==> flow/design.v <==
module signal_generator(input clk25,
       input rst,
       output hsyncOut,
       output vsyncOut,
       output [9:0] xposOut,
       output [9:0] yposOut);
reg
[9:0] xpos;
reg
[9:0] ypos;
wire
endline = (xpos == 799);
always
@(posedge clk25) begin
 if (rst || endline)
   xpos <= 0;
 else
   xpos <= xpos + 1;
end
always
@(posedge clk25) begin
 if (rst)
  ypos <= 0;
 else if (endline) begin
  if (ypos == 520)
   ypos <= 0;
  else
   ypos <= ypos + 1; 
 end
end
reg
hsync, vsync;
always
@(posedge clk25) begin
 if (rst) begin
 hsync <= 1'b1;
 vsync <= 1'b1;
 end else begin
 hsync <= ~(xpos > 664 && xpos
<= 759);   
 vsync <= ~(ypos == 490 || ypos ==
491);    
 end
end
assign
hsyncOut = hsync;
assign
vsyncOut = vsync;
assign
xposOut = xpos;
assign
yposOut = ypos;
endmodule
module game(input clk25,
    input rst,
    input [9:0] xpos,
    input [9:0] ypos,
    input rota,
    input rotb,
    input de,
    output red,
    output green,
    output blue);
reg [8:0] paddlePosition;
reg [27:0] counter;
always @(posedge clk25)
begin
 if (rst) begin
  counter <= 0;
  paddlePosition <= 160;
 end
 else begin
  counter <= counter + 1;
  if (counter == 250_000)
    begin
      counter <= 0;
if(rota || rotb)
begin
 if(rota) begin
  if(paddlePosition < 520)         
   paddlePosition <= paddlePosition + 3 ; 
 end
 else if(rotb) begin
  if(paddlePosition >= 0)         
   paddlePosition <= paddlePosition - 3;  
 end
end
end
 end
end
reg [9:0] ballX;
reg [8:0] ballY;
reg ballXpos, ballYpos;
reg Xbounce, Ybounce;
wire endOfFrame = (xpos == 0 && ypos == 480);
integer b; 
always @(posedge clk25) begin
 if (rst) begin
  ballX <= 0;
  ballY <= 0;
 end
 else if (endOfFrame) begin  
  if (ballX == 0 && ballY == 0) begin   
  ballX <= 25;
  ballY <= 280;  
  end
  else begin
   if (ballXpos ^ Xbounce) 
    ballX <= ballX + b;  
   else 
    ballX <= ballX - b;  
   if (ballYpos ^ Ybounce) 
    ballY <= ballY + b;   
   else
    ballY <= ballY - b;   
  end
 end 
end
reg [5:0] missTimer; 
reg brick_alive1;
reg brick_alive2;
reg brick_alive3;
reg brick_alive4;
reg brick_alive5;
reg brick_alive6;
reg brick_alive7;
reg brick_alive8;
reg brick_alive9; 
reg brick_alive10;
reg brick_alive11;
reg brick_alive12;
reg brick_alive13;
reg brick_alive14;
reg brick_alive15;
reg brick_alive16;
reg brick_alive17;
reg brick_alive18;
reg brick_alive19;
reg brick_alive20;
reg brick_alive21;
reg brick_alive22;
reg brick_alive23;
reg brick_alive24;
reg brick_alive25;
reg brick_alive26;
reg brick_alive27;
reg brick_alive28;
reg brick_alive29;
reg brick_alive30;
reg brick_alive31;
reg brick_alive32;
reg brick_alive33;
reg brick_alive34;
reg brick_alive35;
reg brick_alive36;
reg brick_alive37;
reg brick_alive38;  
reg brick_alive39;
reg brick_alive40;
reg brick_alive41;
reg brick_alive42;
reg brick_alive43;
reg brick_alive44;
reg brick_alive45; 
reg brick_alive46;
reg brick_alive47;
reg brick_alive48;
reg brick_alive49;
reg brick_alive50;
reg brick_alive51;
reg brick_alive52;
reg brick_alive53;
reg brick_alive54;
reg brick_alive55;
reg brick_alive56;
reg brick_alive57;
reg brick_alive58;
reg brick_alive59;
reg brick_alive60;
reg brick_alive61;
reg brick_alive62;
reg brick_alive63;
reg brick_alive64;
reg brick_alive65;
reg brick_alive66;
reg brick_alive67;
reg brick_alive68;
reg brick_alive69;
reg brick_alive70;
reg brick_alive71;
reg brick_alive72;
reg brick_alive73;
reg brick_alive74;
reg brick_alive75;
reg brick_alive76;
reg brick_alive77;
reg brick_alive78;
reg brick_alive79;
reg brick_alive80;
reg brick_alive81;
reg brick_alive82;
reg brick_alive83;
reg brick_alive84;
reg brick_alive85;
reg brick_alive86;
reg brick_alive87;
reg brick_alive88;
reg brick_alive89;
reg brick_alive90;
reg brick_alive91;
reg brick_alive92;
reg brick_alive93;
reg brick_alive94;
reg brick_alive95;
reg brick_alive96;
wire area = (xpos < 640 && ypos < 480);
wire top = (area && ypos <= 10);
wire bottom = (area && ypos >= 476);
wire left = (area && xpos <= 3);
wire right = (area && xpos >= 637);
wire border = (area && (left || right || top ));
wire brick1 = ((area && xpos >= 13 && xpos <=55 && ypos<=50 && ypos>=30)&& brick_alive1);
wire brick2 = ((area && xpos >= 65 && xpos <=107 && ypos<=50 && ypos>=30)&& brick_alive2);
wire brick3 = ((area && xpos >= 117 && xpos <=159 && ypos<=50 && ypos>=30)&& brick_alive3);
wire brick4 = ((area && xpos >= 169 && xpos <=211 && ypos<=50 && ypos>=30)&& brick_alive4);
wire brick5 = ((area && xpos >= 221 && xpos <=263 && ypos<=50 && ypos>=30)&& brick_alive5);
wire brick6 = ((area && xpos >= 273 && xpos <=315 && ypos<=50 && ypos>=30)&& brick_alive6);
wire brick7 = ((area && xpos >= 325 && xpos <=367 && ypos<=50 && ypos>=30)&& brick_alive7);
wire brick8 = ((area && xpos >= 377 && xpos <=419 && ypos<=50 && ypos>=30)&& brick_alive8);
wire brick9 = ((area && xpos >= 429 && xpos <=471 && ypos<=50 && ypos>=30)&& brick_alive9);
wire brick10 = ((area && xpos >= 481 && xpos <=523 && ypos<=50 && ypos>=30)&& brick_alive10);
wire brick11 = ((area && xpos >= 533 && xpos <=575 && ypos<=50 && ypos>=30)&& brick_alive11);
wire brick12 = ((area && xpos >= 585 && xpos <=627 && ypos<=50 && ypos>=30)&& brick_alive12);
wire brick13 = ((area && xpos >= 13 && xpos <=55 && ypos<=80 && ypos>=60)&& brick_alive13);
wire brick14 = ((area && xpos >= 65 && xpos <=107 && ypos<=80 && ypos>=60)&& brick_alive14);
wire brick15 = ((area && xpos >= 117 && xpos <=159 && ypos<=80 && ypos>=60)&& brick_alive15);
wire brick16 = ((area && xpos >= 169 && xpos <=211 && ypos<=80 && ypos>=60)&& brick_alive16);
wire brick17 = ((area && xpos >= 221 && xpos <=263 && ypos<=80 && ypos>=60)&& brick_alive17);
wire brick18 = ((area && xpos >= 273 && xpos <=315 && ypos<=80 && ypos>=60)&& brick_alive18);
wire brick19 = ((area && xpos >= 325 && xpos <=367 && ypos<=80 && ypos>=60)&& brick_alive19);
wire brick20 = ((area && xpos >= 377 && xpos <=419 && ypos<=80 && ypos>=60)&& brick_alive20);
wire brick21 = ((area && xpos >= 429 && xpos <=471 && ypos<=80 && ypos>=60)&& brick_alive21);
wire brick22 = ((area && xpos >= 481 && xpos <=523 && ypos<=80 && ypos>=60)&& brick_alive22);
wire brick23 = ((area && xpos >= 533 && xpos <=575 && ypos<=80 && ypos>=60)&& brick_alive23);
wire brick24 = ((area && xpos >= 585 && xpos <=627 && ypos<=80 && ypos>=60)&& brick_alive24);
wire brick25 = ((area && xpos >= 13 && xpos <=55 && ypos<=110 && ypos>=90)&& brick_alive25);
wire brick26 = ((area && xpos >= 65 && xpos <=107 && ypos<=110 && ypos>=90)&& brick_alive26);
wire brick27 = ((area && xpos >= 117 && xpos <=159 && ypos<=110 && ypos>=90)&& brick_alive27);
wire brick28 = ((area && xpos >= 169 && xpos <=211 && ypos<=110 && ypos>=90)&& brick_alive28);
wire brick29 = ((area && xpos >= 221 && xpos <=263 && ypos<=110 && ypos>=90)&& brick_alive29);
wire brick30 = ((area && xpos >= 273 && xpos <=315 && ypos<=110 && ypos>=90)&& brick_alive30);
wire brick31 = ((area && xpos >= 325 && xpos <=367 && ypos<=110 && ypos>=90)&& brick_alive31);
wire brick32 = ((area && xpos >= 377 && xpos <=419 && ypos<=110 && ypos>=90)&& brick_alive32);
wire brick33 = ((area && xpos >= 429 && xpos <=471 && ypos<=110 && ypos>=90)&& brick_alive33);
wire brick34 = ((area && xpos >= 481 && xpos <=523 && ypos<=110 && ypos>=90)&& brick_alive34);
wire brick35 = ((area && xpos >= 533 && xpos <=575 && ypos<=110 && ypos>=90)&& brick_alive35);
wire brick36 = ((area && xpos >= 585 && xpos <=627 && ypos<=110 && ypos>=90)&& brick_alive36);
wire brick37 = ((area && xpos >= 13 && xpos <=55 && ypos<=140 && ypos>=120)&& brick_alive37);
wire brick38 = ((area && xpos >= 65 && xpos <=107 && ypos<=140 && ypos>=120)&& brick_alive38);
wire brick39 = ((area && xpos >= 117 && xpos <=159 && ypos<=140 && ypos>=120)&& brick_alive39);
wire brick40 = ((area && xpos >= 169 && xpos <=211 && ypos<=140 && ypos>=120)&& brick_alive40);
wire brick41 = ((area && xpos >= 221 && xpos <=263 && ypos<=140 && ypos>=120)&& brick_alive41);
wire brick42 = ((area && xpos >= 273 && xpos <=315 && ypos<=140 && ypos>=120)&& brick_alive42);
wire brick43 = ((area && xpos >= 325 && xpos <=367 && ypos<=140 && ypos>=120)&& brick_alive43);
wire brick44 = ((area && xpos >= 377 && xpos <=419 && ypos<=140 && ypos>=120)&& brick_alive44);
wire brick45 = ((area && xpos >= 429 && xpos <=471 && ypos<=140 && ypos>=120)&& brick_alive45);
wire brick46 = ((area && xpos >= 481 && xpos <=523 && ypos<=140 && ypos>=120)&& brick_alive46);
wire brick47 = ((area && xpos >= 533 && xpos <=575 && ypos<=140 && ypos>=120)&& brick_alive47);
wire brick48 = ((area && xpos >= 585 && xpos <=627 && ypos<=140 && ypos>=120)&& brick_alive48);
wire brick49 = ((area && xpos >= 13 && xpos <=55 && ypos<=170 && ypos>=150)&& brick_alive49);
wire brick50 = ((area && xpos >= 65 && xpos <=107 && ypos<=170 && ypos>=150)&& brick_alive50);
wire brick51 = ((area && xpos >= 117 && xpos <=159 && ypos<=170 && ypos>=150)&& brick_alive51);
wire brick52 = ((area && xpos >= 169 && xpos <=211 && ypos<=170 && ypos>=150)&& brick_alive52);
wire brick53 = ((area && xpos >= 221 && xpos <=263 && ypos<=170 && ypos>=150)&& brick_alive53);
wire brick54 = ((area && xpos >= 273 && xpos <=315 && ypos<=170 && ypos>=150)&& brick_alive54);
wire brick55 = ((area && xpos >= 325 && xpos <=367 && ypos<=170 && ypos>=150)&& brick_alive55);
wire brick56 = ((area && xpos >= 377 && xpos <=419 && ypos<=170 && ypos>=150)&& brick_alive56);
wire brick57 = ((area && xpos >= 429 && xpos <=471 && ypos<=170 && ypos>=150)&& brick_alive57);
wire brick58 = ((area && xpos >= 481 && xpos <=523 && ypos<=170 && ypos>=150)&& brick_alive58);
wire brick59 = ((area && xpos >= 533 && xpos <=575 && ypos<=170 && ypos>=150)&& brick_alive59);
wire brick60 = ((area && xpos >= 585 && xpos <=627 && ypos<=170 && ypos>=150)&& brick_alive60);
wire brick61 = ((area && xpos >= 13 && xpos <=55 && ypos<=200 && ypos>=180)&& brick_alive61);
wire brick62 = ((area && xpos >= 65 && xpos <=107 && ypos<=200 && ypos>=180)&& brick_alive62);
wire brick63 = ((area && xpos >= 117 && xpos <=159 && ypos<=200 && ypos>=180)&& brick_alive63);
wire brick64 = ((area && xpos >= 169 && xpos <=211 && ypos<=200 && ypos>=180)&& brick_alive64);
wire brick65 = ((area && xpos >= 221 && xpos <=263 && ypos<=200 && ypos>=180)&& brick_alive65);
wire brick66 = ((area && xpos >= 273 && xpos <=315 && ypos<=200 && ypos>=180)&& brick_alive66);
wire brick67 = ((area && xpos >= 325 && xpos <=367 && ypos<=200 && ypos>=180)&& brick_alive67);
wire brick68 = ((area && xpos >= 377 && xpos <=419 && ypos<=200 && ypos>=180)&& brick_alive68);
wire brick69 = ((area && xpos >= 429 && xpos <=471 && ypos<=200 && ypos>=180)&& brick_alive69);
wire brick70 = ((area && xpos >= 481 && xpos <=523 && ypos<=200 && ypos>=180)&& brick_alive70);
wire brick71 = ((area && xpos >= 533 && xpos <=575 && ypos<=200 && ypos>=180)&& brick_alive71);
wire brick72 = ((area && xpos >= 585 && xpos <=627 && ypos<=200 && ypos>=180)&& brick_alive72);
wire brick73 = ((area && xpos >= 13 && xpos <=55 && ypos<=230 && ypos>=210)&& brick_alive73);
wire brick74 = ((area && xpos >= 65 && xpos <=107 && ypos<=230 && ypos>=210)&& brick_alive74);
wire brick75 = ((area && xpos >= 117 && xpos <=159 && ypos<=230 && ypos>=210)&& brick_alive75);
wire brick76 = ((area && xpos >= 169 && xpos <=211 && ypos<=230 && ypos>=210)&& brick_alive76);
wire brick77 = ((area && xpos >= 221 && xpos <=263 && ypos<=230 && ypos>=210)&& brick_alive77);
wire brick78 = ((area && xpos >= 273 && xpos <=315 && ypos<=230 && ypos>=210)&& brick_alive78);
wire brick79 = ((area && xpos >= 325 && xpos <=367 && ypos<=230 && ypos>=210)&& brick_alive79);
wire brick80 = ((area && xpos >= 377 && xpos <=419 && ypos<=230 && ypos>=210)&& brick_alive80);
wire brick81 = ((area && xpos >= 429 && xpos <=471 && ypos<=230 && ypos>=210)&& brick_alive81);
wire brick82 = ((area && xpos >= 481 && xpos <=523 && ypos<=230 && ypos>=210)&& brick_alive82);
wire brick83 = ((area && xpos >= 533 && xpos <=575 && ypos<=230 && ypos>=210)&& brick_alive83);
wire brick84 = ((area && xpos >= 585 && xpos <=627 && ypos<=230 && ypos>=210)&& brick_alive84);
wire brick85 = ((area && xpos >= 13 && xpos <=55 && ypos<=260 && ypos>=240)&& brick_alive85);
wire brick86 = ((area && xpos >= 65 && xpos <=107 && ypos<=260 && ypos>=240)&& brick_alive86);
wire brick87 = ((area && xpos >= 117 && xpos <=159 && ypos<=260 && ypos>=240)&& brick_alive87);
wire brick88 = ((area && xpos >= 169 && xpos <=211 && ypos<=260 && ypos>=240)&& brick_alive88);
wire brick89 = ((area && xpos >= 221 && xpos <=263 && ypos<=260 && ypos>=240)&& brick_alive89);
wire brick90 = ((area && xpos >= 273 && xpos <=315 && ypos<=260 && ypos>=240)&& brick_alive90);
wire brick91 = ((area && xpos >= 325 && xpos <=367 && ypos<=260 && ypos>=240)&& brick_alive91);
wire brick92 = ((area && xpos >= 377 && xpos <=419 && ypos<=260 && ypos>=240)&& brick_alive92);
wire brick93 = ((area && xpos >= 429 && xpos <=471 && ypos<=260 && ypos>=240)&& brick_alive93);
wire brick94 = ((area && xpos >= 481 && xpos <=523 && ypos<=260 && ypos>=240)&& brick_alive94);
wire brick95 = ((area && xpos >= 533 && xpos <=575 && ypos<=260 && ypos>=240)&& brick_alive95);
wire brick96 = ((area && xpos >= 585 && xpos <=627 && ypos<=260 && ypos>=240)&& brick_alive96);
integer a;
wire paddle = (xpos >= paddlePosition+4 && xpos <= paddlePosition+80+a && ypos >= 440 && ypos <= 447); 
wire ball = (xpos >= ballX && xpos <= ballX+5 && ypos >= ballY && ypos <= ballY+5); 
wire background = (area && !(border || paddle || ball));
wire missed = area && missTimer != 0;
assign red   = { missed || border || paddle || ball || brick1 || brick2 || brick3 || brick4 || brick5 || brick6 || brick7 || brick8 
                                                 || brick9 || brick10 || brick11 || brick12 || brick13 || brick14 || brick15 || brick16 
                 || brick17 || brick18 || brick19 || brick20 || brick21 || brick22 || brick23 || brick24 
                 || brick73 || brick74 || brick75 || brick76 || brick77 || brick78 || brick79 || brick80 
                 || brick81 || brick82 || brick83 || brick84 || brick85 || brick86 || brick87 || brick88 
                 || brick89 || brick90 || brick91 || brick92 || brick93 || brick94 || brick95 || brick96};
assign green = {  missed ||  border || paddle ||ball || brick25 || brick26 || brick27 || brick28 || brick29 || brick32
                 || brick33 || brick34 || brick35 || brick36 || brick37 || brick38 || brick39 || brick40 
                 || brick41 || brick42 || brick43 || brick44 || brick45 || brick46 || brick47 || brick48 
                 || brick49 || brick50 || brick51 || brick52 || brick53 || brick54 || brick55 || brick56 
                 || brick57 || brick58 || brick59 || brick60 || brick61 || brick62 || brick63 || brick64 
                 || brick65 || brick66 || brick67 || brick68 || brick69 || brick70 || brick71 || brick72 
                 || brick73 || brick74 || brick75 || brick76 || brick77 || brick78 || brick79 || brick80 
                 || brick81 || brick82 || brick83 || brick84 || brick85 || brick86 || brick87 || brick88 
                 || brick89 || brick90 || brick91 || brick92 || brick93 || brick94 || brick95 || brick96 };
assign blue  = {  missed ||  border || paddle || ball || brick25 || brick26 || brick27 || brick28 || brick29 || brick30 || brick31 || brick32 
                 || brick33 || brick34 || brick35 || brick36 || brick37 || brick38 || brick39 || brick40 
               || brick41 || brick42 || brick43 || brick44 || brick45 || brick46 || brick47 || brick48};
always @(posedge clk25) begin
 if (rst) begin
  Xbounce <= 0;
  Ybounce <= 0;
  ballXpos <= 1;
  ballYpos <= 1;
  missTimer <= 0;
a=4;
b=3;
brick_alive1=1;
brick_alive2=1;
brick_alive3=1;
brick_alive4=1;
brick_alive5=1;
brick_alive6=1;
brick_alive7=1;
brick_alive8=1;
brick_alive9=1;
brick_alive10=1;
brick_alive11=1;
brick_alive12=1;
brick_alive13=1;
brick_alive14=1;
brick_alive15=1;
brick_alive16=1;
brick_alive17=1;
brick_alive18=1;
brick_alive19=1;
brick_alive20=1;
brick_alive21=1;
brick_alive22=1;
brick_alive23=1;
brick_alive24=1;
brick_alive25=1;
brick_alive26=1;
brick_alive27=1;
brick_alive28=1;
brick_alive29=1;
brick_alive30=1;
brick_alive31=1;
brick_alive32=1;
brick_alive33=1;
brick_alive34=1;
brick_alive35=1;
brick_alive36=1;
brick_alive37=1;
brick_alive38=1;
brick_alive39=1;
brick_alive40=1;
brick_alive41=1;
brick_alive42=1;
brick_alive43=1;
brick_alive44=1;
brick_alive45=1;
brick_alive46=1;
brick_alive47=1;
brick_alive48=1;
brick_alive49=1;
brick_alive50=1;
brick_alive51=1;
brick_alive52=1;
brick_alive53=1;
brick_alive54=1;
brick_alive55=1;
brick_alive56=1;
brick_alive57=1;
brick_alive58=1;
brick_alive59=1;
brick_alive60=1;
brick_alive61=1;
brick_alive62=1;
brick_alive63=1;
brick_alive64=1;
brick_alive65=1;
brick_alive66=1;
brick_alive67=1;
brick_alive68=1;
brick_alive69=1;
brick_alive70=1;
brick_alive71=1;
brick_alive72=1;
brick_alive73=1;
brick_alive74=1;
brick_alive75=1;
brick_alive76=1;
brick_alive77=1;
brick_alive78=1;
brick_alive79=1;
brick_alive80=1;
brick_alive81=1;
brick_alive82=1;
brick_alive83=1;
brick_alive84=1;
brick_alive85=1;
brick_alive86=1;
brick_alive87=1;
brick_alive88=1;
brick_alive89=1;
brick_alive90=1;
brick_alive91=1;
brick_alive92=1;
brick_alive93=1;
brick_alive94=1;
brick_alive95=1;
brick_alive96=1;
 end
 else if (!endOfFrame) begin
  if (ball && (left || right))
   Xbounce <= 1;
  if (ball && (top || bottom || (paddle && ballYpos)))
   Ybounce <= 1;
  if (ball && bottom)
   missTimer <= 60; 
   if (de==1'b1) begin
a=4;
b=3;
brick_alive1=1;
brick_alive2=1;
brick_alive3=1;
brick_alive4=1;
brick_alive5=1;
brick_alive6=1;
brick_alive7=1;
brick_alive8=1;
brick_alive9=1; 
brick_alive10=1;
brick_alive11=1;
brick_alive12=1;
brick_alive13=1;
brick_alive14=1;
brick_alive15=1;
brick_alive16=1;
brick_alive17=1;
brick_alive18=1;
brick_alive19=1;
brick_alive20=1;
brick_alive21=1;
brick_alive22=1;
brick_alive23=1;
brick_alive24=1;
brick_alive25=1;
brick_alive26=1;
brick_alive27=1;
brick_alive28=1;
brick_alive29=1;
brick_alive30=1;
brick_alive31=1;
brick_alive32=1;
brick_alive33=1;
brick_alive34=1;
brick_alive35=1;
brick_alive36=1;
brick_alive37=1;
brick_alive38=1;  
brick_alive39=1;
brick_alive40=1;
brick_alive41=1;
brick_alive42=1;
brick_alive43=1;
brick_alive44=1;
brick_alive45=1; 
brick_alive46=1;
brick_alive47=1;
brick_alive48=1;
brick_alive49=1;
brick_alive50=1;
brick_alive51=1;
brick_alive52=1;
brick_alive53=1;
brick_alive54=1;
brick_alive55=1;
brick_alive56=1;
brick_alive57=1;
brick_alive58=1;
brick_alive59=1;
brick_alive60=1;
brick_alive61=1;
brick_alive62=1;
brick_alive63=1;
brick_alive64=1;
brick_alive65=1;
brick_alive66=1;
brick_alive67=1;
brick_alive68=1;
brick_alive69=1;
brick_alive70=1;
brick_alive71=1;
brick_alive72=1;
brick_alive73=1;
brick_alive74=1;
brick_alive75=1;
brick_alive76=1;
brick_alive77=1;
brick_alive78=1;
brick_alive79=1;
brick_alive80=1;
brick_alive81=1;
brick_alive82=1;
brick_alive83=1;
brick_alive84=1;
brick_alive85=1;
brick_alive86=1;
brick_alive87=1;
brick_alive88=1;
brick_alive89=1;
brick_alive90=1;
brick_alive91=1;
brick_alive92=1;
brick_alive93=1;
brick_alive94=1;
brick_alive95=1;
brick_alive96=1;
   end
     if (ball && (area && xpos >= 13 && xpos <=55 && ypos<=50 && ypos>=30)) 
     brick_alive1 = 0;
     if (ball && (area && xpos >= 65 && xpos <=107 && ypos<=50 && ypos>=30)) 
     brick_alive2=0;
     if (ball&& (area && xpos >= 117 && xpos <=159 && ypos<=50 && ypos>=30))
     brick_alive3=0;
     if ( ball && (area && xpos >= 169 && xpos <=211 && ypos<=50 && ypos>=30)) 
    brick_alive4=0;
     if ( ball && (area && xpos >= 221 && xpos <=263 && ypos<=50 && ypos>=30)) 
    brick_alive5=0;
     if ( ball&& (area && xpos >= 273 && xpos <=315 && ypos<=50 && ypos>=30)) 
    brick_alive6=0;
     if (ball&& (area && xpos >= 325 && xpos <=367 && ypos<=50 && ypos>=30)) begin
    brick_alive7=0;
    end
     if ( ball&& (area && xpos >= 377 && xpos <=419 && ypos<=50 && ypos>=30)) begin
    brick_alive8=0;
    end
     if ( ball&& (area && xpos >= 429 && xpos <=471 && ypos<=50 && ypos>=30)) begin
    brick_alive9=0;
    end
     if ( ball && (area && xpos >= 481 && xpos <=523 && ypos<=50 && ypos>=30)) begin
    brick_alive10=0;
    end
     if ( ball && (area && xpos >= 533 && xpos <=575 && ypos<=50 && ypos>=30)) begin
    brick_alive11=0;
    end
     if ( ball && (area && xpos >= 585 && xpos <=627 && ypos<=50 && ypos>=30)) begin
    brick_alive12=0;
    end
     if (ball && (area && xpos >= 13 && xpos <=55 && ypos<=80 && ypos>=60))begin
     brick_alive13 = 0;
    end
     if (ball && (area && xpos >= 65 && xpos <=107 && ypos<=80 && ypos>=60)) begin
     brick_alive14=0;
    end
     if (ball&& (area && xpos >= 117 && xpos <=159 && ypos<=80 && ypos>=60))begin
     brick_alive15=0;
    end
     if ( ball && (area && xpos >= 169 && xpos <=211 && ypos<=80 && ypos>=60)) begin
    brick_alive16=0;
    end
     if ( ball && (area && xpos >= 221 && xpos <=263 && ypos<=80 && ypos>=60)) begin
    brick_alive17=0;
    end
     if ( ball&& (area && xpos >= 273 && xpos <=315 && ypos<=80 && ypos>=60)) begin
    brick_alive18=0;
    end
     if (ball&& (area && xpos >= 325 && xpos <=367 && ypos<=80 && ypos>=60)) begin
    brick_alive19=0;
    end
     if ( ball&& (area && xpos >= 377 && xpos <=419 && ypos<=80 && ypos>=60)) begin
    brick_alive20=0;
    end
     if ( ball&& (area && xpos >= 429 && xpos <=471 && ypos<=80 && ypos>=60)) begin
    brick_alive21=0;
    end
     if ( ball && (area && xpos >= 481 && xpos <=523 && ypos<=80 && ypos>=60)) begin
    brick_alive22=0;
    end
     if ( ball && (area && xpos >= 533 && xpos <=575 && ypos<=80 && ypos>=60)) begin
    brick_alive23=0;
    end
     if ( ball && (area && xpos >= 585 && xpos <=627 && ypos<=80 && ypos>=60)) begin
    brick_alive24=0;
    end
     if (ball && (area && xpos >= 13 && xpos <=55 && ypos<=110 && ypos>=90)) begin
     brick_alive25 = 0;
    end
     if (ball && (area && xpos >= 65 && xpos <=107 && ypos<=110 && ypos>=90)) begin
     brick_alive26=0;
    end
     if (ball&& (area && xpos >= 117 && xpos <=159 && ypos<=110 && ypos>=90))begin
     brick_alive27=0;
    end
     if ( ball && (area && xpos >= 169 && xpos <=211 && ypos<=110 && ypos>=90)) begin
    brick_alive28=0;
    end
     if ( ball && (area && xpos >= 221 && xpos <=263 && ypos<=110 && ypos>=90)) begin
    brick_alive29=0;
    end
     if ( ball&& (area && xpos >= 273 && xpos <=315 && ypos<=110 && ypos>=90)) begin
    brick_alive30=0;
    a=40;
    end
     if (ball&& (area && xpos >= 325 && xpos <=367 && ypos<=110 && ypos>=90)) begin
    brick_alive31=0;
    b=5;
    end
     if ( ball&& (area && xpos >= 377 && xpos <=419 && ypos<=110 && ypos>=90)) begin
    brick_alive32=0;
    end
     if ( ball&& (area && xpos >= 429 && xpos <=471 && ypos<=110 && ypos>=90)) begin
    brick_alive33=0;
    end
     if ( ball && (area && xpos >= 481 && xpos <=523 && ypos<=110 && ypos>=90)) begin
    brick_alive34=0;
    end
     if ( ball && (area && xpos >= 533 && xpos <=575 && ypos<=110 && ypos>=90)) begin
    brick_alive35=0;
    end
     if ( ball && (area && xpos >= 585 && xpos <=627 && ypos<=110 && ypos>=90)) begin
    brick_alive36=0;
    end
     if (ball && (area && xpos >= 13 && xpos <=55 && ypos<=140 && ypos>=120))begin
     brick_alive37 = 0;
    end
     if (ball && (area && xpos >= 65 && xpos <=107 && ypos<=140 && ypos>=120)) begin
     brick_alive38=0;
    end
     if (ball&& (area && xpos >= 117 && xpos <=159 && ypos<=140 && ypos>=120))begin
     brick_alive39=0;
    end
     if ( ball && (area && xpos >= 169 && xpos <=211 && ypos<=140 && ypos>=120)) begin
    brick_alive40=0;
    end
     if ( ball && (area && xpos >= 221 && xpos <=263 && ypos<=140 && ypos>=120)) begin
    brick_alive41=0;
    end
     if ( ball&& (area && xpos >= 273 && xpos <=315 && ypos<=140 && ypos>=120)) begin
    brick_alive42=0;
    end
     if (ball&& (area && xpos >= 325 && xpos <=367 && ypos<=140 && ypos>=120)) begin
    brick_alive43=0;
    end
     if ( ball&& (area && xpos >= 377 && xpos <=419 && ypos<=140 && ypos>=120)) begin
    brick_alive44=0;
    end
     if ( ball&& (area && xpos >= 429 && xpos <=471 && ypos<=140 && ypos>=120)) begin
    brick_alive45=0;
    end
     if ( ball && (area && xpos >= 481 && xpos <=523 && ypos<=140 && ypos>=120)) begin
    brick_alive46=0;
    end
     if ( ball && (area && xpos >= 533 && xpos <=575 && ypos<=140 && ypos>=120)) begin
    brick_alive47=0;
    end
     if ( ball && (area && xpos >= 585 && xpos <=627 && ypos<=140 && ypos>=120)) begin
    brick_alive48=0;
    end
     if (ball && (area && xpos >= 13 && xpos <=55 && ypos<=170 && ypos>=150)) begin
     brick_alive49 = 0;
    end
     if (ball && (area && xpos >= 65 && xpos <=107 && ypos<=170 && ypos>=150)) begin
     brick_alive50=0;
    end
     if (ball&& (area && xpos >= 117 && xpos <=159 && ypos<=170 && ypos>=150))begin
     brick_alive51=0;
    end
     if ( ball && (area && xpos >= 169 && xpos <=211 && ypos<=170 && ypos>=150)) begin
    brick_alive52=0;
    end
     if ( ball && (area && xpos >= 221 && xpos <=263 && ypos<=170 && ypos>=150)) begin
    brick_alive53=0;
    end
     if ( ball&& (area && xpos >= 273 && xpos <=315 && ypos<=170 && ypos>=150)) begin
    brick_alive54=0;
    end
     if (ball&& (area && xpos >= 325 && xpos <=367 && ypos<=170 && ypos>=150)) begin
    brick_alive55=0;
    end
     if ( ball&& (area && xpos >= 377 && xpos <=419 && ypos<=170 && ypos>=150)) begin
    brick_alive56=0;
    end
     if ( ball&& (area && xpos >= 429 && xpos <=471 && ypos<=170 && ypos>=150)) begin
    brick_alive57=0;
    end
     if ( ball && (area && xpos >= 481 && xpos <=523 && ypos<=170 && ypos>=150)) begin
    brick_alive58=0;
    end
     if ( ball && (area && xpos >= 533 && xpos <=575 && ypos<=170 && ypos>=150)) begin
    brick_alive59=0;
    end
     if ( ball && (area && xpos >= 585 && xpos <=627 && ypos<=170 && ypos>=150)) begin
    brick_alive60=0;
    end
     if (ball && (area && xpos >= 13 && xpos <=55 && ypos<=200 && ypos>=180)) begin
     brick_alive61 = 0;
    end
     if (ball && (area && xpos >= 65 && xpos <=107 && ypos<=200 && ypos>=180)) begin
     brick_alive62=0;
    end
     if (ball&& (area && xpos >= 117 && xpos <=159 && ypos<=200 && ypos>=180))begin
     brick_alive63=0;
    end
     if ( ball && (area && xpos >= 169 && xpos <=211 && ypos<=200 && ypos>=180)) begin
    brick_alive64=0;
    end
     if ( ball && (area && xpos >= 221 && xpos <=263 && ypos<=200 && ypos>=180)) begin
    brick_alive65=0;
    end
     if ( ball&& (area && xpos >= 273 && xpos <=315 && ypos<=200 && ypos>=180)) begin
    brick_alive66=0;
    end
     if (ball&& (area && xpos >= 325 && xpos <=367 && ypos<=200 && ypos>=180)) begin
    brick_alive67=0;
    end
     if ( ball&& (area && xpos >= 377 && xpos <=419 && ypos<=200 && ypos>=180)) begin
    brick_alive68=0;
    end
     if ( ball&& (area && xpos >= 429 && xpos <=471 && ypos<=200 && ypos>=180)) begin
    brick_alive69=0;   
    end
     if ( ball && (area && xpos >= 481 && xpos <=523 && ypos<=200 && ypos>=180)) begin
    brick_alive70=0;
    end
     if ( ball && (area && xpos >= 533 && xpos <=575 && ypos<=200 && ypos>=180)) begin
    brick_alive71=0;
    end
     if ( ball && (area && xpos >= 585 && xpos <=627 && ypos<=200 && ypos>=180)) begin
    brick_alive72=0;
    end
     if (ball && (area && xpos >= 13 && xpos <=55 && ypos<=230 && ypos>=210)) begin
     brick_alive73 =0;
    end
     if (ball && (area && xpos >= 65 && xpos <=107 && ypos<=230 && ypos>=210)) begin
     brick_alive74=0;
    end
     if (ball&& (area && xpos >= 117 && xpos <=159 && ypos<=230 && ypos>=210))begin
     brick_alive75=0;
    end
     if ( ball && (area && xpos >= 169 && xpos <=211 && ypos<=230 && ypos>=210)) begin
    brick_alive76=0;
    end
     if ( ball && (area && xpos >= 221 && xpos <=263 && ypos<=230 && ypos>=210)) begin
    brick_alive77=0;
    end
     if ( ball&& (area && xpos >= 273 && xpos <=315 && ypos<=230 && ypos>=210)) begin
    brick_alive78=0;
    end
     if (ball&& (area && xpos >= 325 && xpos <=367 && ypos<=230 && ypos>=210)) begin
    brick_alive79=0;
    end
     if ( ball&& (area && xpos >= 377 && xpos <=419 && ypos<=230 && ypos>=210)) begin
    brick_alive80=0;
    end
     if ( ball&& (area && xpos >= 429 && xpos <=471 && ypos<=230 && ypos>=210)) begin
    brick_alive81=0;
    end
     if ( ball && (area && xpos >= 481 && xpos <=523 && ypos<=230 && ypos>=210)) begin
    brick_alive82=0;
    end
     if ( ball && (area && xpos >= 533 && xpos <=575 && ypos<=230 && ypos>=210)) begin
    brick_alive83=0;
    end
     if ( ball && (area && xpos >= 585 && xpos <=627 && ypos<=230 && ypos>=210)) begin
    brick_alive84=0;
    end
     if (ball && (area && xpos >= 13 && xpos <=55 && ypos<=260 && ypos>=240)) begin
     brick_alive85 = 0;
    end
     if (ball && (area && xpos >= 65 && xpos <=107 && ypos<=260 && ypos>=240)) begin
     brick_alive86=0;
    end
     if (ball&& (area && xpos >= 117 && xpos <=159 && ypos<=260 && ypos>=240))begin
     brick_alive87=0;
    end
     if ( ball && (area && xpos >= 169 && xpos <=211 && ypos<=260 && ypos>=240)) begin
    brick_alive88=0;
    end
     if ( ball && (area && xpos >= 221 && xpos <=263 && ypos<=260 && ypos>=240)) begin
    brick_alive89=0;
    end
     if ( ball&& (area && xpos >= 273 && xpos <=315 && ypos<=260 && ypos>=240)) begin
    brick_alive90=0;
    end
     if (ball&& (area && xpos >= 325 && xpos <=367 && ypos<=260 && ypos>=240)) begin
    brick_alive91=0;
    end
     if ( ball&& (area && xpos >= 377 && xpos <=419 && ypos<=260 && ypos>=240)) begin
    brick_alive92=0;
    end
     if ( ball&& (area && xpos >= 429 && xpos <=471 && ypos<=260 && ypos>=240)) begin
    brick_alive93=0;
    end
     if ( ball && (area && xpos >= 481 && xpos <=523 && ypos<=260 && ypos>=240)) begin
    brick_alive94=0;
    end
     if ( ball && (area && xpos >= 533 && xpos <=575 && ypos<=260 && ypos>=240)) begin
    brick_alive95=0;
    end
     if ( ball && (area && xpos >= 585 && xpos <=627 && ypos<=260 && ypos>=240)) begin
    brick_alive96=0;
    end    
 end
  else begin
  if (ballX == 0 && ballY == 0) begin 
   ballXpos <= 1;
   ballYpos <= 1;
   Xbounce <= 0;
   Ybounce <= 0;
  end 
  else begin
   if (Xbounce)
    ballXpos <= ~ballXpos;
   if (Ybounce)
    ballYpos <= ~ballYpos;   
   Xbounce <= 0;  
   Ybounce <= 0;  
   if (missTimer != 0)
    missTimer <= missTimer - 1;
  end
 end
end  
endmodule
module breakout(
    input  clk,
    input  rst,
    input  rota,
    input  rotb,
    input  de,
    output red,
    output green,
    output blue,
    output hsync,
    output vsync
    );
wire [9:0] xpos;
wire [9:0] ypos;
signal_generator signal_generator_inst(clk, rst, hsync, vsync, xpos, ypos);
game game_inst(clk, rst, xpos, ypos, ~rota, ~rotb, ~de, red, green, blue);
endmodule
Appendix: tool output

Step by step through the tools: breakout
Tool output for the design above before and after an edit, in the order of the flow.
"unedited" refers to lines of the RTL above, "edited" to lines of the edited file.
"difference": "edited" minus "unedited" as printed here. "relative change": 100 x difference / "unedited".
Operators: Yosys type, input widths -> output width; for muxes data width and select width s.
A cell with - has no value.
- design top: breakout
- clock input: clk
- standard-cell library: sky130hd
- corner: tt_025C_1v80

Edit of the RTL
Unified diff, file above to edited file.
A script made this edit. It changes what the design does and was not meant as an optimisation.
begin of diff
@@ -872,4 +872,11 @@
 wire [9:0] ypos;
 signal_generator signal_generator_inst(clk, rst, hsync, vsync, xpos, ypos);
-game game_inst(clk, rst, xpos, ypos, ~rota, ~rotb, ~de, red, green, blue);
+wire blue_a, blue_b;
+wire red_a, red_b;
+wire green_a, green_b;
+game game_inst(clk, rst, xpos, ypos, ~rota, ~rotb, ~de, red_a, green_a, blue_a);
+game game_inst_2 (clk, rst, xpos, ypos, ~rota, ~rotb, ~(~de), red_b, green_b, blue_b);
+assign blue = blue_a ^ blue_b;
+assign red = red_a ^ red_b;
+assign green = green_a ^ green_b;
 endmodule
end of diff

Elaborated design
Source: Yosys, flattened and elaborated, memories not mapped. Widths are those after wreduce. Registers that Yosys merges into a memory's read port (data or address) are not register bits. Print and check cells do not count. Equal cells are merged and count once.
- cells by class (item ; unedited ; edited ; difference ; relative change (%)):
    $add $sub $neg ; 15 ; 28 ; +13 ; +86.67
    order comparisons ; 58 ; 66 ; +8 ; +13.79
    eq/ne operators ; 106 ; 110 ; +4 ; +3.77
    multiplexer cells ; 118 ; 235 ; +117 ; +99.15
    reduce/logical cells ; 685 ; 1234 ; +549 ; +80.15
    bitwise gates (word level) ; 9 ; 16 ; +7 ; +77.78
- operators by type and width (cell ; unedited ; edited ; difference ; relative change (%)):
    $logic_and 1x1->1 ; 428 ; 632 ; +204 ; +47.66
    $logic_or 1x1->1 ; 147 ; 288 ; +141 ; +95.92
    $mux 1 ; 101 ; 202 ; +101 ; +100.00
    $reduce_bool 2->1 ; 4 ; 104 ; +100 ; +2500.00
    $reduce_and 2->1 ; 98 ; 196 ; +98 ; +100.00
    $mux 9 ; 6 ; 12 ; +6 ; +100.00
    $xor 1x1->1 ; 2 ; 7 ; +5 ; +250.00
    $mux 10 ; 5 ; 9 ; +4 ; +80.00
    $mux 6 ; 4 ; 8 ; +4 ; +100.00
    $le 10x32->1 ; 3 ; 6 ; +3 ; +100.00
    $ne 2x1->1 const B ; 97 ; 99 ; +2 ; +2.06
    $not 1->1 ; 7 ; 9 ; +2 ; +28.57
    $add 9x3->10 const B ; 2 ; 4 ; +2 ; +100.00
    $mux 32 ; 2 ; 4 ; +2 ; +100.00
    $ne 2x2->1 const B ; 3 ; 4 ; +1 ; +33.33
    $logic_not 10->1 ; 2 ; 3 ; +1 ; +50.00
    $reduce_or 2->1 ; 2 ; 3 ; +1 ; +50.00
    $add 10x10->10 ; 1 ; 2 ; +1 ; +100.00
    $add 10x3->11 const B ; 1 ; 2 ; +1 ; +100.00
    $add 28x1->28 const B ; 1 ; 2 ; +1 ; +100.00
    $add 32x32->32 ; 1 ; 2 ; +1 ; +100.00
    $add 9x2->9 const B ; 1 ; 2 ; +1 ; +100.00
    $add 9x7->10 const B ; 1 ; 2 ; +1 ; +100.00
    $add 9x9->9 ; 1 ; 2 ; +1 ; +100.00
    $eq 28x18->1 const B ; 1 ; 2 ; +1 ; +100.00
    $ge 10x10->1 ; 1 ; 2 ; +1 ; +100.00
    $ge 10x32->1 ; 1 ; 2 ; +1 ; +100.00
    $ge 10x9->1 ; 1 ; 2 ; +1 ; +100.00
The list need not be complete.
- storage and ports (item ; unedited ; edited ; difference ; relative change (%)):
    flip-flop bits (word level) ; 226 ; 430 ; +204 ; +90.27
    bits of input ports ; 5 ; 5 ; 0 ; 0.00
    output and inout bits ; 5 ; 5 ; 0 ; 0.00
    cells after elaboration ; 1102 ; 1907 ; +805 ; +73.05

Depth
Yosys ltp: most cells in a row. Word level: on the elaborated netlist, between registers, memories and ports. Mapped: between sequential cells and ports; inverters and the memories' decode and read muxes count.
- depth (item ; unedited ; edited ; difference ; relative change (%)):
    word-level depth ; 79 ; 80 ; +1 ; +1.27
    ABC_AREA ; 0 ; 0 ; - ; -
    gate-level depth with buffers ; 18 ; 19 ; +1 ; +5.56
    mapped depth without buffers ; 18 ; 19 ; +1 ; +5.56

Synthesis result
Yosys stat after the flow's synthesis: flattened, memories mapped to cells. It holds for the ABC_AREA given above (unset counts as 0); a run with the other value may have another netlist.
- mapped netlist (item ; unedited ; edited ; difference ; relative change (%)):
    mapped area (µm²) ; 11061.9 ; 20159.3 ; +9097.4 ; +82.24
    flip-flop cells ; 186 ; 350 ; +164 ; +88.17
    mapped cells ; 1324 ; 2249 ; +925 ; +69.86
- cells by type (cell ; unedited ; edited ; difference ; relative change (%)):
    sky130_fd_sc_hd__dfxtp_1 ; 186 ; 350 ; +164 ; +88.17
    sky130_fd_sc_hd__o22a_1 ; 47 ; 174 ; +127 ; +270.21
    sky130_fd_sc_hd__ha_1 ; 99 ; 191 ; +92 ; +92.93
    sky130_fd_sc_hd__xnor2_1 ; 47 ; 90 ; +43 ; +91.49
    sky130_fd_sc_hd__nand2_1 ; 103 ; 144 ; +41 ; +39.81
    sky130_fd_sc_hd__inv_1 ; 57 ; 96 ; +39 ; +68.42
    sky130_fd_sc_hd__xor2_1 ; 46 ; 84 ; +38 ; +82.61
    sky130_fd_sc_hd__nand3_1 ; 35 ; 67 ; +32 ; +91.43
    sky130_fd_sc_hd__clkbuf_1 ; 51 ; 77 ; +26 ; +50.98
    sky130_fd_sc_hd__o22ai_1 ; 1 ; 27 ; +26 ; +2600.00
    sky130_fd_sc_hd__nand4_1 ; 23 ; 48 ; +25 ; +108.70
    sky130_fd_sc_hd__a22oi_1 ; 14 ; 37 ; +23 ; +164.29
    sky130_fd_sc_hd__buf_2 ; 6 ; 26 ; +20 ; +333.33
    sky130_fd_sc_hd__o21ai_0 ; 61 ; 78 ; +17 ; +27.87
    sky130_fd_sc_hd__nor4_1 ; 7 ; 23 ; +16 ; +228.57
    sky130_fd_sc_hd__a211oi_1 ; 5 ; 21 ; +16 ; +320.00
    sky130_fd_sc_hd__nor2b_1 ; 14 ; 29 ; +15 ; +107.14
    sky130_fd_sc_hd__o21a_1 ; 4 ; 19 ; +15 ; +375.00
The list need not be complete.
By module: a second synthesis without flattening, with its own total; a netlist apart from the flattened one above.
- second synthesis, totals (item ; unedited ; edited ; difference ; relative change (%)):
    cell total of the unflattened synthesis ; 1365 ; 2600 ; +1235 ; +90.48
    area total of the unflattened synthesis (µm²) ; 11151.9 ; 21111.5 ; +9959.6 ; +89.31
Rows give one instance, submodules left out.
- modules, unedited (module ; times used ; seq. area (µm²) ; area (µm²) ; cells):
    game ; 1 ; 3283.1 ; 10085.9 ; 1242
    signal_generator ; 1 ; 440.4 ; 1054.8 ; 120
    breakout ; 1 ; 0.0 ; 11.3 ; 3
- modules, edited (module ; times used ; seq. area (µm²) ; area (µm²) ; cells):
    game ; 2 ; 3283.1 ; 10009.6 ; 1237
    signal_generator ; 1 ; 440.4 ; 1054.8 ; 120
    breakout ; 1 ; 0.0 ; 37.5 ; 6

Timing after synthesis
OpenSTA on the mapped netlist: ideal clock, no wires. The path of least setup slack (recovery checks aside). Input and output delay are each 20% of the period. Register names are those of the netlist, which keeps one name where synthesis merged equal registers.
- path post-synthesis (item ; unedited ; edited ; difference ; relative change (%)):
    kind ; register to output ; register to output ; - ; -
    start ; register game_inst.paddlePosition[2] ; register game_inst_2.paddlePosition[5] ; - ; -
    end ; output port blue ; output port green ; - ; -
    setup slack (ns) ; 28.760 ; 28.367 ; -0.393 ; -
    delay of the path (ns) ; 3.240 ; 3.633 ; +0.393 ; +12.13
    period (ns) ; 40.0 ; 40.0 ; 0.0 ; 0.00
    output delay (ns) ; 8.000 ; 8.000 ; 0.000 ; 0.00
    arrival (ns) ; 3.240 ; 3.633 ; +0.393 ; +12.13
    time at the first pin (ns) ; 0.000 ; 0.000 ; 0.000 ; -
    stages on the path ; 19 ; 17 ; -2 ; -10.53
    period reached after synthesis (ns) ; 11.24 ; 11.633 ; +0.393 ; +3.50
"delay of the path" = arrival - input delay + setup time.
A path that ends at an output port has no setup time.
"stages on the path" counts driving pins, that of a launching flip-flop among them; a cell with two outputs on the path counts twice.
"period reached after synthesis" = period - worst setup slack (recovery checks aside). The figure is calculated, with input and output delays left at 20% of the set period.
Between the ends stands the longest chain of elaborated cells between them, by number of cells; it is not shown to be the way that was timed. Of several equally long chains one is given.
A line is the first line of the expression or statement that the cell stems from. Yosys adds cells for indexed reads and writes and turns some case tables into memories.
A register here has more assigning lines than the two given.
On the way, post-synthesis, unedited:
- path through: sky130_fd_sc_hd__dfxtp_1 -> sky130_fd_sc_hd__ha_1 -> sky130_fd_sc_hd__inv_1 -> sky130_fd_sc_hd__fa_1 -> sky130_fd_sc_hd__nor2_1 -> sky130_fd_sc_hd__a21oi_1 -> sky130_fd_sc_hd__nor2b_1 -> sky130_fd_sc_hd__o21ai_0 -> sky130_fd_sc_hd__o21ai_0 -> sky130_fd_sc_hd__a21oi_1 -> sky130_fd_sc_hd__xor2_1 -> sky130_fd_sc_hd__ha_1 -> sky130_fd_sc_hd__nand4_1 -> sky130_fd_sc_hd__a21oi_1 -> sky130_fd_sc_hd__a21oi_1 -> sky130_fd_sc_hd__o211a_1 -> sky130_fd_sc_hd__nor4_1 -> sky130_fd_sc_hd__nor4b_1 -> sky130_fd_sc_hd__o21ai_0
- noted cells in the longest elaborated chain: 32
- elaborated cells between the ends (all ways) at 34
- those cells by class: add/sub: 3; compare: 2; reduce/logical: 29
- RTL lines, path post-synthesis, unedited (item ; RTL line ; source):
    from (decl) ; 64 ; reg [8:0] paddlePosition;
    from (assign) ; 81 ; paddlePosition <= paddlePosition + 3 ;
    from (assign) ; 85 ; paddlePosition <= paddlePosition - 3;
    $add 9x7->10 ; 319 ; wire paddle = (xpos >= paddlePosition+4 && xpos <= paddlePosition+80+a && ypos >= 440 && ypos <= 447);
    $add 32x32->32 ; 319 ;
    $le 10x32->1 ; 319 ;
    $logic_and 1x1->1 (3 in a row) ; 319 ;
    $logic_or 1x1->1 (26 in a row) ; 338 ; assign blue  = {  missed ||  border || paddle || ball || brick25 || brick26 || brick27 || brick28 || brick29 | ...
    to (decl) ; 867 ; output blue,
On the way, post-synthesis, edited:
- path through: sky130_fd_sc_hd__dfxtp_1 -> sky130_fd_sc_hd__ha_1 -> sky130_fd_sc_hd__ha_1 -> sky130_fd_sc_hd__nor2b_1 -> sky130_fd_sc_hd__a21oi_1 -> sky130_fd_sc_hd__nor2b_1 -> sky130_fd_sc_hd__o21ai_0 -> sky130_fd_sc_hd__nand3_1 -> sky130_fd_sc_hd__xnor2_1 -> sky130_fd_sc_hd__ha_1 -> sky130_fd_sc_hd__nand4_1 -> sky130_fd_sc_hd__nor4_1 -> sky130_fd_sc_hd__o22ai_1 -> sky130_fd_sc_hd__a311o_1 -> sky130_fd_sc_hd__or3_1 -> sky130_fd_sc_hd__and4b_1 -> sky130_fd_sc_hd__xnor2_1
- noted cells in the longest elaborated chain: 79
- elaborated cells between the ends (all ways) at 81
- those cells by class: add/sub: 3; compare: 2; logic: 1; reduce/logical: 75
- RTL lines, path post-synthesis, edited (item ; RTL line ; source):
    from (decl) ; 64 ; reg [8:0] paddlePosition;
    from (assign) ; 81 ; paddlePosition <= paddlePosition + 3 ;
    from (assign) ; 85 ; paddlePosition <= paddlePosition - 3;
    $add 9x7->10 ; 319 ; wire paddle = (xpos >= paddlePosition+4 && xpos <= paddlePosition+80+a && ypos >= 440 && ypos <= 447);
    $add 32x32->32 ; 319 ;
    $le 10x32->1 ; 319 ;
    $logic_and 1x1->1 (3 in a row) ; 319 ;
    $logic_or 1x1->1 (72 in a row) ; 329 ; assign green = {  missed ||  border || paddle ||ball || brick25 || brick26 || brick27 || brick28 || brick29 || ...
    $xor 1x1->1 ; 881 ; assign green = green_a ^ green_b;
    to (decl) ; 866 ; output green,

Worst path after layout
Path of least setup slack in the final report of the runs of set A (OpenROAD, finished layout, wires in). Where an end is a register, its clock arrival counts in the times.
- path after layout (item ; unedited ; edited ; difference ; relative change (%)):
    kind ; register to output ; register to output ; - ; -
    start ; register game_inst.paddlePosition[4] ; register game_inst_2.paddlePosition[4] ; - ; -
    end ; output port blue ; output port green ; - ; -
    arrival (ns) ; 5.08 ; 5.53 ; +0.45 ; +8.86
    time at the first pin (ns) ; 0.43 ; 0.57 ; +0.14 ; +32.56
    period (ns) ; 13.3 ; 13.3 ; 0.0 ; 0.00
    stages on the path ; 18 ; 18 ; 0 ; 0.00
    output delay (ns) ; 2.66 ; 2.66 ; 0.00 ; 0.00
    setup slack (ns) ; 5.56 ; 5.11 ; -0.45 ; -
Between the ends stands the longest chain of elaborated cells between them, by number of cells; it is not shown to be the way that was timed. Of several equally long chains one is given.
A register here has more assigning lines than the two given.
On the way, after layout, unedited:
- path through: sky130_fd_sc_hd__dfxtp_1 -> sky130_fd_sc_hd__ha_1 -> sky130_fd_sc_hd__ha_1 -> sky130_fd_sc_hd__a21oi_1 -> sky130_fd_sc_hd__nor2b_1 -> sky130_fd_sc_hd__o21ai_0 -> sky130_fd_sc_hd__o21ai_0 -> sky130_fd_sc_hd__a21oi_1 -> sky130_fd_sc_hd__xor2_1 -> sky130_fd_sc_hd__ha_1 -> sky130_fd_sc_hd__nand4_1 -> sky130_fd_sc_hd__a21oi_1 -> sky130_fd_sc_hd__a21oi_1 -> sky130_fd_sc_hd__o211a_1 -> sky130_fd_sc_hd__nor4_1 -> sky130_fd_sc_hd__nor4b_1 -> sky130_fd_sc_hd__o21ai_0 -> sky130_fd_sc_hd__clkdlybuf4s50_1
- noted cells in the longest elaborated chain: 32
- elaborated cells between the ends (all ways) at 34
- those cells by class: add/sub: 3; compare: 2; reduce/logical: 29
- RTL lines, path after layout, unedited (item ; RTL line ; source):
    from (decl) ; 64 ; reg [8:0] paddlePosition;
    from (assign) ; 81 ; paddlePosition <= paddlePosition + 3 ;
    from (assign) ; 85 ; paddlePosition <= paddlePosition - 3;
    $add 9x7->10 ; 319 ; wire paddle = (xpos >= paddlePosition+4 && xpos <= paddlePosition+80+a && ypos >= 440 && ypos <= 447);
    $add 32x32->32 ; 319 ;
    $le 10x32->1 ; 319 ;
    $logic_and 1x1->1 (3 in a row) ; 319 ;
    $logic_or 1x1->1 (26 in a row) ; 338 ; assign blue  = {  missed ||  border || paddle || ball || brick25 || brick26 || brick27 || brick28 || brick29 | ...
    to (decl) ; 867 ; output blue,
On the way, after layout, edited:
- path through: sky130_fd_sc_hd__dfxtp_1 -> sky130_fd_sc_hd__ha_1 -> sky130_fd_sc_hd__ha_1 -> sky130_fd_sc_hd__nor2b_1 -> sky130_fd_sc_hd__a21oi_1 -> sky130_fd_sc_hd__nor2_1 -> sky130_fd_sc_hd__o21ai_0 -> sky130_fd_sc_hd__nand3_1 -> sky130_fd_sc_hd__xnor2_1 -> sky130_fd_sc_hd__ha_1 -> sky130_fd_sc_hd__nand4_1 -> sky130_fd_sc_hd__nor4_1 -> sky130_fd_sc_hd__o22ai_1 -> sky130_fd_sc_hd__a311o_1 -> sky130_fd_sc_hd__or3_1 -> sky130_fd_sc_hd__and4b_1 -> sky130_fd_sc_hd__xnor2_1 -> sky130_fd_sc_hd__clkdlybuf4s50_1
- noted cells in the longest elaborated chain: 79
- elaborated cells between the ends (all ways) at 81
- those cells by class: add/sub: 3; compare: 2; logic: 1; reduce/logical: 75
- RTL lines, path after layout, edited (item ; RTL line ; source):
    from (decl) ; 64 ; reg [8:0] paddlePosition;
    from (assign) ; 81 ; paddlePosition <= paddlePosition + 3 ;
    from (assign) ; 85 ; paddlePosition <= paddlePosition - 3;
    $add 9x7->10 ; 319 ; wire paddle = (xpos >= paddlePosition+4 && xpos <= paddlePosition+80+a && ypos >= 440 && ypos <= 447);
    $add 32x32->32 ; 319 ;
    $le 10x32->1 ; 319 ;
    $logic_and 1x1->1 (3 in a row) ; 319 ;
    $logic_or 1x1->1 (72 in a row) ; 329 ; assign green = {  missed ||  border || paddle ||ball || brick25 || brick26 || brick27 || brick28 || brick29 || ...
    $xor 1x1->1 ; 881 ; assign green = green_a ^ green_b;
    to (decl) ; 866 ; output green,

Flow runs
Both versions went through the flow (Yosys, OpenROAD) with the same settings in each pair. Constraints: input delay and output delay 20% of the set period each, output load 0.01 pF.
Settings, set A:
- CORE_UTILIZATION at 40
- period_ns: 13.3
- noted CAP_MARGIN: 20
- noted CORE_MARGIN: 2
- noted SLEW_MARGIN: 20
- measured results, set A (item ; unedited ; edited ; difference ; relative change (%)):
    netlist area reported by Yosys (µm²) ; 11061.9 ; 20159.3 ; +9097.4 ; +82.24
    worst setup slack after layout (ns) ; 5.561 ; 5.110 ; -0.451 ; -
    total power after layout (mW) ; 1.169 ; 2.386 ; +1.217 ; +104.11
    standard-cell area after layout (µm²) ; 12121.6 ; 22417.8 ; +10296.2 ; +84.94
    die size (µm²) ; 29000.4 ; 52210.0 ; +23209.6 ; +80.03
    period reached (ns) ; 7.739 ; 8.190 ; +0.451 ; +5.83
    setup TNS (ns) ; 0.000 ; 0.000 ; 0.000 ; -
Settings, set B:
- CORE_ASPECT_RATIO at 0.72
- CORE_UTILIZATION at 17
- noted CTS_CLUSTER_DIAMETER: 40
- CTS_CLUSTER_SIZE: 24
- PLACE_DENSITY at 0.69
- period_ns: 10.9
- noted CAP_MARGIN: 20
- noted CORE_MARGIN: 2
- noted SLEW_MARGIN: 20
- measured results, set B (item ; unedited ; edited ; difference ; relative change (%)):
    netlist area reported by Yosys (µm²) ; 11061.9 ; 20159.3 ; +9097.4 ; +82.24
    worst setup slack after layout (ns) ; 3.756 ; 3.028 ; -0.728 ; -
    total power after layout (mW) ; 1.379 ; 2.823 ; +1.444 ; +104.71
    standard-cell area after layout (µm²) ; 12678.4 ; 23408.7 ; +10730.3 ; +84.63
    die size (µm²) ; 67154.6 ; 121393.0 ; +54238.4 ; +80.77
    period reached (ns) ; 7.144 ; 7.872 ; +0.728 ; +10.19
    setup TNS (ns) ; 0.000 ; 0.000 ; 0.000 ; -
"period reached" = clock period - worst setup slack. The figure is calculated, with input and output delays left at 20% of the set period.
"total power after layout" rests on the timing tool's default activity at the inputs, not on a simulated workload.
